==> flow/design.v <==
`timescale 1ns / 1ps
module PCPU(
	input clock,
	input enable,
	input reset,
	input start,
	input [15:0] d_datain,
	input [15:0] i_datain,
	input [3:0] select_y,
	output wire [7:0] d_addr,
	output wire [15:0] d_dataout,
	output wire d_we,
	output wire [7:0] i_addr,
	output reg [15:0] y
);
reg state,next_state;
reg [7:0] pc;
reg [15:0] id_ir,ex_ir,mem_ir,wb_ir;
reg [15:0] reg_A, reg_B, reg_C, reg_C1, smdr, smdr1, ALUo; 
reg dw, zf, nf, cf, cin;
reg [15:0] gr[0:7];
assign d_dataout = smdr1;
assign d_we = dw;
assign d_addr = reg_C[7:0];
assign i_addr = pc;
always @(posedge clock or negedge reset)
	begin
		if (!reset)
			state <= 1'b0;
		else
			state <= next_state;
	end
always @(*)
	begin
		case (state)
			1'b0 : 
				if ((enable == 1'b1) && (start == 1'b1))  
					next_state <= 1'b1;
				else	
					next_state <= 1'b0;
			1'b1 :
				if ((enable == 1'b0) || (wb_ir[15:11] == 5'b00001)) 
					next_state <= 1'b0;
				else
					next_state <= 1'b1;
		endcase
	end
always @(posedge clock or negedge reset)
	begin
		if (!reset)
			begin
				id_ir <= 16'b0000_0000_0000_0000;
				pc <= 8'b0000_0000;
			end
		else if (state ==1'b1)
			begin	
            if((ex_ir[15:11] == 5'b11010 && zf == 1'b1) || (ex_ir[15:11] == 5'b11100 && nf == 1'b1)
				    ||(ex_ir[15:11] == 5'b11011 && zf == 1'b0) || (ex_ir[15:11] == 5'b11101 && nf == 1'b0)
					 ||(ex_ir[15:11] == 5'b11110 && cin == 1'b1) || (ex_ir[15:11] == 5'b11111 && cin == 1'b0)
					 || ex_ir[15:11] == 5'b11001)
					begin
					   pc <= ALUo[7:0];
					   id_ir <= 16'b0; 
				   end
				else if(id_ir[15:11] == 5'b11000)
				   begin
                  pc <= id_ir[7:0];	 
					   id_ir <= 16'b0;
               end
				else if(id_ir[15:11] == 5'b00001)  
					begin 
					   pc <= pc; 
					   id_ir <= id_ir; 
					end		
				else if((id_ir[15:11] == 5'b00010)&&(i_datain[15:11]!=5'b11000)&&(i_datain[15:11]!=5'b00000)&&(i_datain[15:11]!=5'b00001)) 
		         begin
		           if((id_ir[10:8]==i_datain[2:0])&&((i_datain[15:11]==5'b01000)||(i_datain[15:11]==5'b10001)
					   ||(i_datain[15:11]==5'b01010)||(i_datain[15:11]==5'b10010)||(i_datain[15:11]==5'b01100)||(i_datain[15:11]==5'b01101)
						||(i_datain[15:11]==5'b01110)||(i_datain[15:11]==5'b01111)))
			           begin
			             pc <= pc;
			             id_ir <= 16'b0;
			           end
			        else if((id_ir[10:8]==i_datain[6:4])&&((i_datain[15:11]==5'b00010)||(i_datain[15:11]==5'b00011)||(i_datain[15:11]==5'b01000)
				      ||(i_datain[15:11]==5'b10001)||(i_datain[15:11]==5'b01010)||(i_datain[15:11]==5'b10010)||(i_datain[15:11]==5'b01101)
						||(i_datain[15:11]==5'b01110)||(i_datain[15:11]==5'b01111)||(i_datain[15:11]==5'b01100)||(i_datain[15:11]==5'b00100)
						||(i_datain[15:11]==5'b00110)||(i_datain[15:11]==5'b00101)||(i_datain[15:11]==5'b00111)))
			           begin
			             pc <= pc;
			             id_ir <= 16'b0;
			           end
		           else if((id_ir[10:8]==i_datain[10:8])&&((i_datain[15:11]==5'b00011)||(i_datain[15:11]==5'b10000)
				      ||(i_datain[15:11]==5'b01011)||(i_datain[15:11]==5'b11001)||(i_datain[15:11]==5'b11010)||(i_datain[15:11]==5'b11011)
					   ||(i_datain[15:11]==5'b11100)||(i_datain[15:11]==5'b11101)||(i_datain[15:11]==5'b11110)||(i_datain[15:11]==5'b11111)||(i_datain[15:11]==5'b01001)))
			           begin
			             pc <= pc;
			             id_ir <= 16'b0;
			           end
					  else
					     begin
						    pc <= pc + 1'b1;
			             id_ir <= i_datain;
						  end
				   end
				else
				   begin
					   pc <= pc + 1'b1;
					   id_ir <= i_datain;
					end
			end
         else if(state==1'b0)
				begin
				   id_ir <= id_ir;
					pc <= pc;
				end			
	end
always @(posedge clock or negedge reset)
	begin
		if (!reset)
			begin
				ex_ir <= 16'b0000_0000_0000_0000;
				reg_A <= 16'b0000_0000_0000_0000;
				reg_B <= 16'b0000_0000_0000_0000; 
				smdr <= 16'b0000_0000_0000_0000;
			end
		else if(state == 1'b1 && ((ex_ir[15:11]==5'b11010 && zf==1'b1) ||(ex_ir[15:11]==5'b11011 && zf==1'b0) 
		      ||(ex_ir[15:11]==5'b11100 && nf==1'b1) || (ex_ir[15:11]==5'b11101 && nf==1'b0) ||(ex_ir[15:11]==5'b11110 && cin==1'b1)
            ||(ex_ir[15:11]==5'b11111 && cin==1'b0) || ex_ir[15:11]==5'b11001))
              ex_ir <= 16'b0;
      else if (state == 1'b1)
			begin
				ex_ir <= id_ir;
				if ((id_ir[15:11] == 5'b11010) || (id_ir[15:11] == 5'b11011) || (id_ir[15:11] == 5'b11100) || (id_ir[15:11] == 5'b11101) 
				  || (id_ir[15:11] == 5'b11110) || (id_ir[15:11] == 5'b11111) || (id_ir[15:11] == 5'b10000) || (id_ir[15:11] == 5'b01001) 
				  || (id_ir[15:11] == 5'b01011) || (id_ir[15:11] == 5'b11001)) 
				  begin
				   if(id_ir[10:8]==ex_ir[10:8]&&(ex_ir[15:11] == 5'b01000 || ex_ir[15:11] == 5'b10000 || ex_ir[15:11] == 5'b01001 || ex_ir[15:11] == 5'b01010
						  || ex_ir[15:11] == 5'b01011 || ex_ir[15:11] == 5'b10001 || ex_ir[15:11] == 5'b10010 || ex_ir[15:11] == 5'b01101 
						  || ex_ir[15:11] == 5'b01110 || ex_ir[15:11] == 5'b01111 || ex_ir[15:11] == 5'b00100 || ex_ir[15:11] == 5'b00110
						  || ex_ir[15:11] == 5'b00101 || ex_ir[15:11] == 5'b00111 ))
					   reg_A <= ALUo; 
					else if(id_ir[10:8] == mem_ir[10:8]&&(mem_ir[15:11] == 5'b01000 || mem_ir[15:11] == 5'b10000 || mem_ir[15:11] == 5'b01001 
						    || mem_ir[15:11] == 5'b01010 || mem_ir[15:11] == 5'b01011 || mem_ir[15:11] == 5'b10001 
							 || mem_ir[15:11] == 5'b10010 || mem_ir[15:11] == 5'b01101 || mem_ir[15:11] == 5'b01110 || mem_ir[15:11] == 5'b01111 
							 || mem_ir[15:11] == 5'b00100 || mem_ir[15:11] == 5'b00110 || mem_ir[15:11] == 5'b00101 || mem_ir[15:11] == 5'b00111 
							 || mem_ir[15:11] == 5'b00010))
						     begin
							     if(mem_ir[15:11]==5'b00010)   
		                       reg_A <= d_datain;
		                    else
	                          reg_A <= reg_C;  
                       end
               else if(wb_ir[10:8] == id_ir[10:8]&&(wb_ir[15:11] == 5'b01000 || wb_ir[15:11] == 5'b10000 || wb_ir[15:11] == 5'b01001 || wb_ir[15:11] == 5'b01010
						    || wb_ir[15:11] == 5'b01011 || wb_ir[15:11] == 5'b10001 || wb_ir[15:11] == 5'b10010 || wb_ir[15:11] == 5'b01101 
						    || wb_ir[15:11] == 5'b01110 || wb_ir[15:11] == 5'b01111 || wb_ir[15:11] == 5'b00100 || wb_ir[15:11] == 5'b00110
						    || wb_ir[15:11] == 5'b00101 || wb_ir[15:11] == 5'b00111 || wb_ir[15:11] == 5'b00010 ))
                       reg_A <= reg_C1;					
					else
					   reg_A <= gr[(id_ir[10:8])]; 
				  end
				else if(id_ir[15:11] == 5'b00010 || id_ir[15:11] == 5'b00011 || id_ir[15:11] == 5'b01000 || id_ir[15:11] == 5'b01010 
				        || id_ir[15:11] == 5'b10001 || id_ir[15:11] == 5'b10010 || id_ir[15:11] == 5'b01100 || id_ir[15:11] == 5'b01101 
						  || id_ir[15:11] == 5'b01110 || id_ir[15:11] == 5'b01111 || id_ir[15:11] == 5'b00100 || id_ir[15:11] == 5'b00110 
						  || id_ir[15:11] == 5'b00101 || id_ir[15:11] == 5'b00111) 
				    begin
					   if( (ex_ir[15:11] == 5'b01000 || ex_ir[15:11] == 5'b10000 || ex_ir[15:11] == 5'b01001 || ex_ir[15:11] == 5'b01010
						  || ex_ir[15:11] == 5'b01011 || ex_ir[15:11] == 5'b10001 || ex_ir[15:11] == 5'b10010 || ex_ir[15:11] == 5'b01101 
						  || ex_ir[15:11] == 5'b01110 || ex_ir[15:11] == 5'b01111 || ex_ir[15:11] == 5'b00100 || ex_ir[15:11] == 5'b00110
						  || ex_ir[15:11] == 5'b00101 || ex_ir[15:11] == 5'b00111 )&& ex_ir[10:8] == id_ir[6:4])
						    reg_A <= ALUo;
						else if( (mem_ir[15:11] == 5'b01000 || mem_ir[15:11] == 5'b10000 || mem_ir[15:11] == 5'b01001 
						      || mem_ir[15:11] == 5'b01010 || mem_ir[15:11] == 5'b01011 || mem_ir[15:11] == 5'b10001 
							   || mem_ir[15:11] == 5'b10010 || mem_ir[15:11] == 5'b01101 || mem_ir[15:11] == 5'b01110 || mem_ir[15:11] == 5'b01111 
							   || mem_ir[15:11] == 5'b00100 || mem_ir[15:11] == 5'b00110 || mem_ir[15:11] == 5'b00101 || mem_ir[15:11] == 5'b00111 
							   || mem_ir[15:11] == 5'b00010)&& mem_ir[10:8] == id_ir[6:4])
							     if(mem_ir[15:11]==5'b00010)
	                          reg_A <= d_datain;
	                       else
							        reg_A <= reg_C;
						else if( (wb_ir[15:11] == 5'b01000 || wb_ir[15:11] == 5'b10000 || wb_ir[15:11] == 5'b01001 || wb_ir[15:11] == 5'b01010
						    || wb_ir[15:11] == 5'b01011 || wb_ir[15:11] == 5'b10001 || wb_ir[15:11] == 5'b10010 || wb_ir[15:11] == 5'b01101 
						    || wb_ir[15:11] == 5'b01110 || wb_ir[15:11] == 5'b01111 || wb_ir[15:11] == 5'b00100 || wb_ir[15:11] == 5'b00110
						    || wb_ir[15:11] == 5'b00101 || wb_ir[15:11] == 5'b00111 || wb_ir[15:11] == 5'b00010 )&& wb_ir[10:8] == id_ir[6:4])
							 reg_A <= reg_C1;
						else
						    reg_A <= gr[id_ir[6:4]]; 
					 end	
			   else if((mem_ir[15:11]==5'b11010 && zf==1'b1) ||(mem_ir[15:11]==5'b11011 && zf==1'b0) 
		          ||(mem_ir[15:11]==5'b11100 && nf==1'b1) || (mem_ir[15:11]==5'b11101 && nf==1'b0) ||(mem_ir[15:11]==5'b11110 && cin==1'b1)
                ||(mem_ir[15:11]==5'b11111 && cin==1'b0) || mem_ir[15:11]==5'b11001)
                    reg_A <= 16'b0;  
				else if(id_ir[15:11] == 5'b11000)
					reg_A <= 16'b0;
				else
					reg_A <= gr[id_ir[6:4]]; 
				if (id_ir[15:11] == 5'b00010 || id_ir[15:11] == 5'b00011 || id_ir[15:11] == 5'b00100 || (id_ir[15:11] == 5'b00110) 
				  || (id_ir[15:11] == 5'b00101) || (id_ir[15:11] == 5'b00111))
					reg_B <= {12'b0000_0000_0000, id_ir[3:0]}; 
				else if ((id_ir[15:11] == 5'b11010) || (id_ir[15:11] == 5'b11011) || (id_ir[15:11] == 5'b11100) || (id_ir[15:11] == 5'b11101)
				      || (id_ir[15:11] == 5'b11110) || (id_ir[15:11] == 5'b11111)
				      || (id_ir[15:11] == 5'b01001) || (id_ir[15:11] == 5'b01011) || (id_ir[15:11] == 5'b11001))
					reg_B <= {8'b0000_0000, id_ir[7:0]}; 
				else if(id_ir[15:11] == 5'b10000)
				   reg_B <= {id_ir[7:0], 8'b0000_0000}; 
				else if(id_ir[15:11] == 5'b01000 || id_ir[15:11] == 5'b01010 || id_ir[15:11] == 5'b10001 || id_ir[15:11] == 5'b10010 
				    || id_ir[15:11] == 5'b01100 || id_ir[15:11] == 5'b01101 || id_ir[15:11] == 5'b01110 || id_ir[15:11] == 5'b01111)
				   begin
					   if( (ex_ir[15:11] == 5'b01000 || ex_ir[15:11] == 5'b10000 || ex_ir[15:11] == 5'b01001 || ex_ir[15:11] == 5'b01010
						  || ex_ir[15:11] == 5'b01011 || ex_ir[15:11] == 5'b10001 || ex_ir[15:11] == 5'b10010 || ex_ir[15:11] == 5'b01101 
						  || ex_ir[15:11] == 5'b01110 || ex_ir[15:11] == 5'b01111 || ex_ir[15:11] == 5'b00100 || ex_ir[15:11] == 5'b00110
						  || ex_ir[15:11] == 5'b00101 || ex_ir[15:11] == 5'b00111 )&& ex_ir[10:8] == id_ir[2:0])
						    reg_B <= ALUo;
						else if( (mem_ir[15:11] == 5'b01000 || mem_ir[15:11] == 5'b10000 || mem_ir[15:11] == 5'b01001 
						   || mem_ir[15:11] == 5'b00010 || mem_ir[15:11] == 5'b01010 || mem_ir[15:11] == 5'b01011 || mem_ir[15:11] == 5'b10001 
							|| mem_ir[15:11] == 5'b10010 || mem_ir[15:11] == 5'b01101 || mem_ir[15:11] == 5'b01110 || mem_ir[15:11] == 5'b01111
							|| mem_ir[15:11] == 5'b00100 || mem_ir[15:11] == 5'b00110 || mem_ir[15:11] == 5'b00101 || mem_ir[15:11] == 5'b00111 )
							&& mem_ir[10:8] == id_ir[2:0])
                      begin
		                   if(mem_ir[15:11]==5'b00010)
		                       reg_B <= d_datain;
		                   else
		                       reg_B <= reg_C;
                      end
						else if( (wb_ir[15:11] == 5'b01000 || wb_ir[15:11] == 5'b10000 || wb_ir[15:11] == 5'b01001 || wb_ir[15:11] == 5'b01010
						   || wb_ir[15:11] == 5'b01011 || wb_ir[15:11] == 5'b10001 || wb_ir[15:11] == 5'b10010 || wb_ir[15:11] == 5'b01101 
						   || wb_ir[15:11] == 5'b01110 || wb_ir[15:11] == 5'b01111 || wb_ir[15:11] == 5'b00100 || wb_ir[15:11] == 5'b00110
						   || wb_ir[15:11] == 5'b00101 || wb_ir[15:11] == 5'b00111 || wb_ir[15:11] == 5'b00010)&& wb_ir[10:8] == id_ir[2:0])
							 reg_B <= reg_C1;
						else
						    reg_B <= gr[id_ir[2:0]]; 
					 end
				else if((mem_ir[15:11]==5'b11010 && zf==1'b1) ||(mem_ir[15:11]==5'b11011 && zf==1'b0) 
		          ||(mem_ir[15:11]==5'b11100 && nf==1'b1) || (mem_ir[15:11]==5'b11101 && nf==1'b0) ||(mem_ir[15:11]==5'b11110 && cin==1'b1)
                ||(mem_ir[15:11]==5'b11111 && cin==1'b0) || mem_ir[15:11]==5'b11001)
                    reg_B <= 16'b0; 
				else if(id_ir[15:11] == 5'b11000)
				   reg_B <= 16'b0;
				else
					reg_B <= gr[id_ir[2:0]]; 
			   if (id_ir[15:11] == 5'b00011)
				   begin
					  if(id_ir[10:8] == ex_ir[10:8] && (ex_ir[15:11] == 5'b01000 || ex_ir[15:11] == 5'b10000 || ex_ir[15:11] == 5'b01001 
					     || ex_ir[15:11] == 5'b01010 || ex_ir[15:11] == 5'b01011 || ex_ir[15:11] == 5'b10001 || ex_ir[15:11] == 5'b10010 
					     || ex_ir[15:11] == 5'b01101 || ex_ir[15:11] == 5'b01110 || ex_ir[15:11] == 5'b01111 || ex_ir[15:11] == 5'b00100 
					     || ex_ir[15:11] == 5'b00110 || ex_ir[15:11] == 5'b00101 || ex_ir[15:11] == 5'b00111 ))
						   smdr <= ALUo;
					  else if(id_ir[10:8] == mem_ir[10:8] && (mem_ir[15:11] == 5'b01000 || mem_ir[15:11] == 5'b10000 
					     || mem_ir[15:11] == 5'b01001 || mem_ir[15:11] == 5'b01010 || mem_ir[15:11] == 5'b01011 || mem_ir[15:11] == 5'b10001 
						  || mem_ir[15:11] == 5'b10010 || mem_ir[15:11] == 5'b01101 || mem_ir[15:11] == 5'b01110 || mem_ir[15:11] == 5'b01111
						  || mem_ir[15:11] == 5'b00100 || mem_ir[15:11] == 5'b00110 || mem_ir[15:11] == 5'b00101 || mem_ir[15:11] == 5'b00111
						  || mem_ir[15:11] == 5'b00010))
						   begin
		                  if(mem_ir[15:11]==5'b00010)
		                      smdr <= d_datain;
		                  else
		                      smdr <= reg_C;                  
                     end
					  else if(id_ir[10:8] == wb_ir[10:8] && (wb_ir[15:11] == 5'b01000 || wb_ir[15:11] == 5'b10000 
					     || wb_ir[15:11] == 5'b00010 || wb_ir[15:11] == 5'b01001 || wb_ir[15:11] == 5'b01010 || wb_ir[15:11] == 5'b01011 
						  || wb_ir[15:11] == 5'b10001 || wb_ir[15:11] == 5'b10010 || wb_ir[15:11] == 5'b01101 || wb_ir[15:11] == 5'b01110 
						  || wb_ir[15:11] == 5'b01111 || wb_ir[15:11] == 5'b00100 || wb_ir[15:11] == 5'b00110 || wb_ir[15:11] == 5'b00101 
						  || wb_ir[15:11] == 5'b00111 ))
						   smdr <= reg_C1;
					  else
					      smdr <= gr[id_ir[10:8]];
					end
				else
				    smdr <= gr[id_ir[10:8]];
			end
   end
reg signed [15:0] reg_A1; 
always @(*)
begin
  reg_A1 <= reg_A;
end
always @(*)
	begin
	  if(ex_ir[15:11] == 5'b01000 || ex_ir[15:11] == 5'b10000 || ex_ir[15:11] == 5'b01001) 
	     {cf, ALUo} <= reg_A + reg_B;
	  else if(ex_ir[15:11] == 5'b01100 || (ex_ir[15:11] == 5'b01010) || (ex_ir[15:11] == 5'b01011))
	     {cf, ALUo} <= reg_A - reg_B;
	  else if(ex_ir[15:11] == 5'b10001)
	     {cf, ALUo} <= reg_A + reg_B + cin;
	  else if(ex_ir[15:11] == 5'b10010)
	     {cf, ALUo} <= reg_A - reg_B - cin;
     else if(ex_ir[15:11] == 5'b01101)
        {cf, ALUo} <= reg_A & reg_B; 	  
	  else if(ex_ir[15:11] == 5'b01110)
	     {cf, ALUo} <= reg_A | reg_B;
	  else if(ex_ir[15:11] == 5'b01111)
	     {cf, ALUo} <= reg_A ^ reg_B;
	  else if(ex_ir[15:11] == 5'b00100)
	     {cf, ALUo} <= reg_A << reg_B;
	  else if(ex_ir[15:11] == 5'b00110)
	     {cf, ALUo} <= reg_A >> reg_B;
	  else if(ex_ir[15:11] == 5'b00101)
	     {cf, ALUo} <= reg_A <<< reg_B;
	  else if(ex_ir[15:11] == 5'b00111)
	     {cf, ALUo} <= reg_A1 >>> reg_B;
	  else if(ex_ir[15:11] == 5'b00010 || ex_ir[15:11] == 5'b00011 
	         || ex_ir[15:11] == 5'b11100 || ex_ir[15:11] == 5'b11101 || ex_ir[15:11] == 5'b11010 || ex_ir[15:11] == 5'b11011
				|| ex_ir[15:11] == 5'b11110 || ex_ir[15:11] == 5'b11111 || ex_ir[15:11] == 5'b11001)
		  {cf, ALUo} <= reg_A + reg_B;
	  else 
	     {cf, ALUo} <= 17'b0;
	end		
always @(posedge clock or negedge reset)
	begin
		if (!reset)
			begin
				mem_ir <= 16'b0000_0000_0000_0000;
				reg_C <= 16'b0000_0000_0000_0000;
				smdr1 <= 16'b0000_0000_0000_0000;
				zf <= 1'b0;
				nf <= 1'b0;
				cin <= 1'b0;
				dw <= 1'b0;
			end	
	   else if (state == 1'b1)
			begin
				mem_ir <= ex_ir;
				reg_C <= ALUo;
				if ((ex_ir[15:11] == 5'b01000) || (ex_ir[15:11] == 5'b01100) || (ex_ir[15:11] == 5'b10000) || (ex_ir[15:11] == 5'b01001) 
				 || (ex_ir[15:11] == 5'b10001) || (ex_ir[15:11] == 5'b01010) || (ex_ir[15:11] == 5'b01011) || (ex_ir[15:11] == 5'b10010))
					begin
						if (ALUo == 16'b0000_0000_0000_0000)
							zf <= 1'b1; 
						else
							zf <= 1'b0;
						if (ALUo[15] == 1'b1) 
							nf <= 1'b1;
						else
							nf <= 1'b0;
					end
				else
				  begin
				     zf <= zf;
					  nf <= nf;
				  end
				if ((ex_ir[15:11] == 5'b01000) || (ex_ir[15:11] == 5'b10000) || (ex_ir[15:11] == 5'b01001) || (ex_ir[15:11] == 5'b10001)
				 || (ex_ir[15:11] == 5'b01010) || (ex_ir[15:11] == 5'b01011) || (ex_ir[15:11] == 5'b10010))					
					  cin <= cf;
				else
					  cin <= cin; 
				if (ex_ir[15:11] == 5'b00011)
					begin
						dw <= 1'b1; 
						smdr1 <= smdr;
					end
				else
				   begin
					   dw <= 1'b0;
						smdr1 <= 16'b0;
					end
			end
   end	  
always @(posedge clock or negedge reset)
	begin
		if (!reset)
			begin
				wb_ir <= 16'b0000_0000_0000_0000;
				reg_C1 <= 16'b0000_0000_0000_0000;
			end	
		else if (state == 1'b1)
			begin
				wb_ir <= mem_ir;
				if (mem_ir[15:11] == 5'b00010)
						reg_C1 <= d_datain;
				else
						reg_C1 <= reg_C;
			end
   end		
always @(posedge clock or negedge reset)
	begin
		if (!reset)
			begin
				gr[7] <= 16'b0000_0000_0000_0000;
				gr[6] <= 16'b0000_0000_0000_0000;
				gr[5] <= 16'b0000_0000_0000_0000;
				gr[4] <= 16'b0000_0000_0000_0000;
				gr[3] <= 16'b0000_0000_0000_0000;
				gr[2] <= 16'b0000_0000_0000_0000;
				gr[1] <= 16'b0000_0000_0000_0000;
				gr[0] <= 16'b0000_0000_0000_0000;
			end	
		else if (state == 1'b1)
			begin
				if ((wb_ir[15:11] == 5'b00010) || (wb_ir[15:11] == 5'b01000) || (wb_ir[15:11] == 5'b10000) || (wb_ir[15:11] == 5'b01001)
				 || (wb_ir[15:11] == 5'b10001) || (wb_ir[15:11] == 5'b01010) || (wb_ir[15:11] == 5'b01011) || (wb_ir[15:11] == 5'b10010)
				 ||(wb_ir[15:11] == 5'b01101) ||(wb_ir[15:11] == 5'b01110) ||(wb_ir[15:11] == 5'b01111) || (wb_ir[15:11] == 5'b00100)
				 ||(wb_ir[15:11] == 5'b00110) ||(wb_ir[15:11] == 5'b00101) || (wb_ir[15:11] == 5'b00111))
					gr[wb_ir[10:8]] <= reg_C1; 
				else
				   gr[wb_ir[10:8]] <= gr[wb_ir[10:8]];
			end
   end		
always @(*)
begin
	case(select_y)
		4'b0000: y <= pc;
		4'b0001: y <= id_ir;
		4'b0010: y <= reg_A;
		4'b0011: y <= reg_B;
		4'b0100: y <= reg_C;
		4'b0101: y <= reg_C1;
		4'b0110: y <= {15'b000000000000000,zf};
		4'b0111: y <= {15'b000000000000000,cin};
		4'b1000: y <= {15'b000000000000000,nf};
		4'b1001: y <= gr[1];
		4'b1010: y <= gr[2];
		4'b1011: y <= gr[3];
		4'b1100: y <= gr[4];
		4'b1101: y <= gr[5];
		4'b1110: y <= gr[6];
		4'b1111: y <= gr[7];
endcase
end
endmodule
From RTL to reports: PCPU --
The steps from the RTL of PCPU to its reports follow in flow order. Lines are those of the file above, counted from 1. Operators: Yosys type, input widths -> output width; for muxes data width and select width s. Library cell names are shortened. A cell with -- has no value.
Design: design top PCPU, clock port clock, library sky130hd, library corner tt_025C_1v80

Elaborated design --
Source: Yosys, flattened and elaborated. Widths are those after wreduce. Registers that Yosys merges into a memory's read port (data or address) are not register bits. Print and check cells do not count.
Storage and ports: bits in registers 301, output and inout bits 49
Operators by class: add/subtract/negate cells 5, equality and inequality tests 174, shifts and indexed selects 4, muxes and demuxes 88, bitwise operators 9, reductions and logical operators 237
Operators by type and width (number):
- $mux 16 | 58
- $pmux 16 s8 | 3
- $pmux 16 s16 | 1
- $eq 5x5->1 const B | 44
- $mux 17 | 12
- $eq 5x4->1 const B | 38
- $logic_or 1x1->1 | 186
- $pmux 16 s7 | 1
- $eq 5x3->1 const B | 20
- $mux 8 | 7
- $eq 3x3->1 const B | 16
- $eq 5x2->1 const B | 8
- $eq 3x3->1 | 13
- $eq 4x4->1 const B | 8
- $logic_and 1x1->1 | 30
- $reduce_and 2->1 | 12
- $eq 3x2->1 const B | 8
- $add 16x16->17 | 1
- $sub 16x16->17 | 1
- $shl 16x16->17 | 1
- $shr 16x16->17 | 1
- $sshl 16x16->17 | 1
- $sshr 16x16->17 | 1
- $add 17x1->17 | 1
- $sub 17x1->17 | 1
- $and 16x16->16 | 1
- $or 16x16->16 | 1
- $xor 16x16->16 | 1
Not listed: further kinds 19, cells in them 41.

Longest topological paths --
Longest topological path by Yosys (ltp), each cell counted once; first at word level (registers and memories cut), then after technology mapping (sequential cells cut; the memories' decode and read muxes count).
Logic depth: depth after elaboration 26, ABC_AREA 0, mapped depth 18

Synthesis result --
The flow's flattened synthesis, as Yosys stat reports it; memories are mapped. The netlist is that of the ABC_AREA named above (0 if unset); the other value can give another one.
Mapped netlist: cells in the netlist 3175, cell area after synthesis 25728.4 um2, flip-flop cells 277, buffer cells 280
Cell types (number):
- dfrtp_1 | 277
- mux4_2 | 73
- o21ai_0 | 304
- nand2_1 | 352
- mux2i_1 | 112
- nor2_1 | 293
- a21oi_1 | 207
- clkbuf_1 | 213
- mux2_2 | 71
- a22o_1 | 90
- ha_1 | 53
- a221oi_1 | 74
- nand3_1 | 86
- xor2_1 | 44
- o211ai_1 | 48
- a211oi_1 | 46
- a22oi_1 | 46
- inv_1 | 90
Not listed: further types 83, cells in them 696.

Path before layout --
Path of least setup slack by OpenSTA after synthesis, without wires, with an ideal clock, recovery checks aside; 20% of the period is set as input and as output delay. Where synthesis merged equal registers, the netlist keeps one of their names.
Timing after synthesis: path kind flip-flop to flip-flop, from reg reg_B[2], to reg zf, clock period 5500 ps, library setup time 77 ps, data arrival time 4140 ps, setup slack 1283 ps, delay of the path 4217 ps, driving pins on the path 18, path buffers 4, period reached after synthesis 4217 ps
"delay of the path" is the arrival time less input delay plus setup time. "driving pins on the path" counts driving pins, that of a launching flip-flop among them; a cell with two outputs on the path counts twice. "period reached after synthesis" = period - worst setup slack (recovery checks aside). The figure is calculated, with input and output delays left at 20% of the set period. The rows between start and end are the longest chain of elaborated cells between them; the timing report does not say that the signal goes this way. Where chains are equally long, one stands for them. Each line given opens the expression or statement behind the cell; cells for indexed reads and writes are added by Yosys, which also makes memories of some case tables. At most two assigning lines are given for a register; there are more.
Between the ends, after synthesis: path through dfrtp_1 > buf_2 > inv_2 > buf_2 > buf_1 > ha_1 > buf_6 > a21o_1 > a31oi_1 > nand4_1 > nor4_2 > nor4b_4 > xnor2_1 > nor2_1 > a2111oi_2 > nor4b_1 > nand4_1 > o21ai_1, cells in the longest elaborated chain 15, elaborated cells on any way between the ends 25
Ends and longest elaborated chain, after synthesis:
- start: declaration | RTL line 19 | reg [15:0] reg_A, reg_B, reg_C, reg_C1, smdr, smdr1, ALUo;
- start: assignment | RTL line 198 | reg_B <= {12'b0000_0000_0000, id_ir[3:0]};
- start: assignment | RTL line 202 | reg_B <= {8'b0000_0000, id_ir[7:0]};
- $add 16x16->17 | RTL line 303 | {cf, ALUo} <= reg_A + reg_B;
- $mux 17 | RTL line 300 | else if(ex_ir[15:11] == 5'b00010 || ex_ir[15:11] == 5'b00011
- $mux 17 | RTL line 298 | else if(ex_ir[15:11] == 5'b00111)
- $mux 17 | RTL line 296 | else if(ex_ir[15:11] == 5'b00101)
- $mux 17 | RTL line 294 | else if(ex_ir[15:11] == 5'b00110)
- $mux 17 | RTL line 292 | else if(ex_ir[15:11] == 5'b00100)
- $mux 17 | RTL line 290 | else if(ex_ir[15:11] == 5'b01111)
- $mux 17 | RTL line 288 | else if(ex_ir[15:11] == 5'b01110)
- $mux 17 | RTL line 286 | else if(ex_ir[15:11] == 5'b01101)
- $mux 17 | RTL line 284 | else if(ex_ir[15:11] == 5'b10010)
- $mux 17 | RTL line 282 | else if(ex_ir[15:11] == 5'b10001)
- $mux 17 | RTL line 280 | else if(ex_ir[15:11] == 5'b01100 || (ex_ir[15:11] == 5'b01010) || (ex_ir[15:11] == 5'b01011))
- $mux 17 | RTL line 278 | if(ex_ir[15:11] == 5'b01000 || ex_ir[15:11] == 5'b10000 || ex_ir[15:11] == 5'b01001)
- $logic_not 16->1 | RTL line 326 | if (ALUo == 16'b0000_0000_0000_0000)
- $mux 1 | RTL line 326
- end: assignment | RTL line 327 | zf <= 1'b1;
- end: assignment | RTL line 337 | zf <= zf;
- end: declaration | RTL line 20 | reg dw, zf, nf, cf, cin;

Worst path after layout --
Path of least setup slack in the final report of flow run B (OpenROAD, finished layout, wires in). Where an end is a register, its clock arrival counts in the times. The path's times are printed in steps of 10 ps; the period is the one set.
Timing post-layout: path kind input port to output port, from in select_y[3], to out y[2], clock period 5840 ps, external output delay 1170 ps, data arrival time 4710 ps, setup slack -40 ps, driving pins on the path 8, path buffers 3
The rows between start and end are the longest chain of elaborated cells between them; the timing report does not say that the signal goes this way. Where chains are equally long, one stands for them.
Between the ends, post-layout: path through clkdlybuf4s50_1 > nand2b_1 > nor2_1 > clkbuf_2 > a22oi_1 > and4_1 > a31oi_1 > clkdlybuf4s50_1, cells in the longest elaborated chain 2, elaborated cells on any way between the ends 17, source lines of those cells 1
Ends and longest elaborated chain, post-layout:
- start: declaration | RTL line 9 | input [3:0] select_y,
- $eq 4x4->1 | RTL line 399 | case(select_y)
- $pmux 16 s16 | RTL line 399
- end: declaration | RTL line 14 | output reg [15:0] y

Add stored flow runs of PCPU

Measured data: module PCPU, platform sky130hd, 3 stored runs of the flow under differing settings, order arbitrary. Input and output delays are each 20% of the period that was set; the output load is 0.01 pF.
By "clock period achieved" is meant the clock period of the run minus its worst setup slack. This is arithmetic on one report: input and output delays are still those of the set period (20% each).
"total design power": no workload was simulated; the value follows from the tool's default switching activity.

* Flow run A | settings: CAP_MARGIN 5; CELL_PAD_IN_SITES_DETAIL_PLACEMENT 2; CELL_PAD_IN_SITES_GLOBAL_PLACEMENT 1; CORE_ASPECT_RATIO 0.83; CORE_MARGIN 10; CORE_UTILIZATION 70; CTS_CLUSTER_DIAMETER 381; GPL_ROUTABILITY_DRIVEN 1; GPL_TIMING_DRIVEN 1; period_ns 5.71; SLEW_MARGIN 20 | not finished: placement ended with error GPL-0301
* Flow run B | settings: ABC_AREA 0; CELL_PAD_IN_SITES_DETAIL_PLACEMENT 0; CORE_ASPECT_RATIO 0.76; CORE_UTILIZATION 23; GPL_TIMING_DRIVEN 0; MAX_ROUTING_LAYER met4; PLACE_DENSITY_LB_ADDON 0.18; SLEW_MARGIN 40; TNS_END_PERCENT 95; period_ns 5.84; CAP_MARGIN 20; CORE_MARGIN 2 | results: synthesized cell area 25728.4 um2; overall die area 114580.0 um2; total design power 23.681 mW; standard-cell area of the final layout 30061.3 um2; clock period achieved 5880 ps; utilization after layout 0.272; smallest setup slack -40 ps
* Flow run C | settings: CAP_MARGIN 5; CELL_PAD_IN_SITES_DETAIL_PLACEMENT 2; CELL_PAD_IN_SITES_GLOBAL_PLACEMENT 1; CORE_ASPECT_RATIO 1.01; CORE_MARGIN 10; CORE_UTILIZATION 69; CTS_CLUSTER_DIAMETER 381; CTS_CLUSTER_SIZE 18; GPL_ROUTABILITY_DRIVEN 1; GPL_TIMING_DRIVEN 1; MIN_ROUTING_LAYER met1; SLEW_MARGIN 0; period_ns 5.71 | not finished: placement ended with error GPL-0301
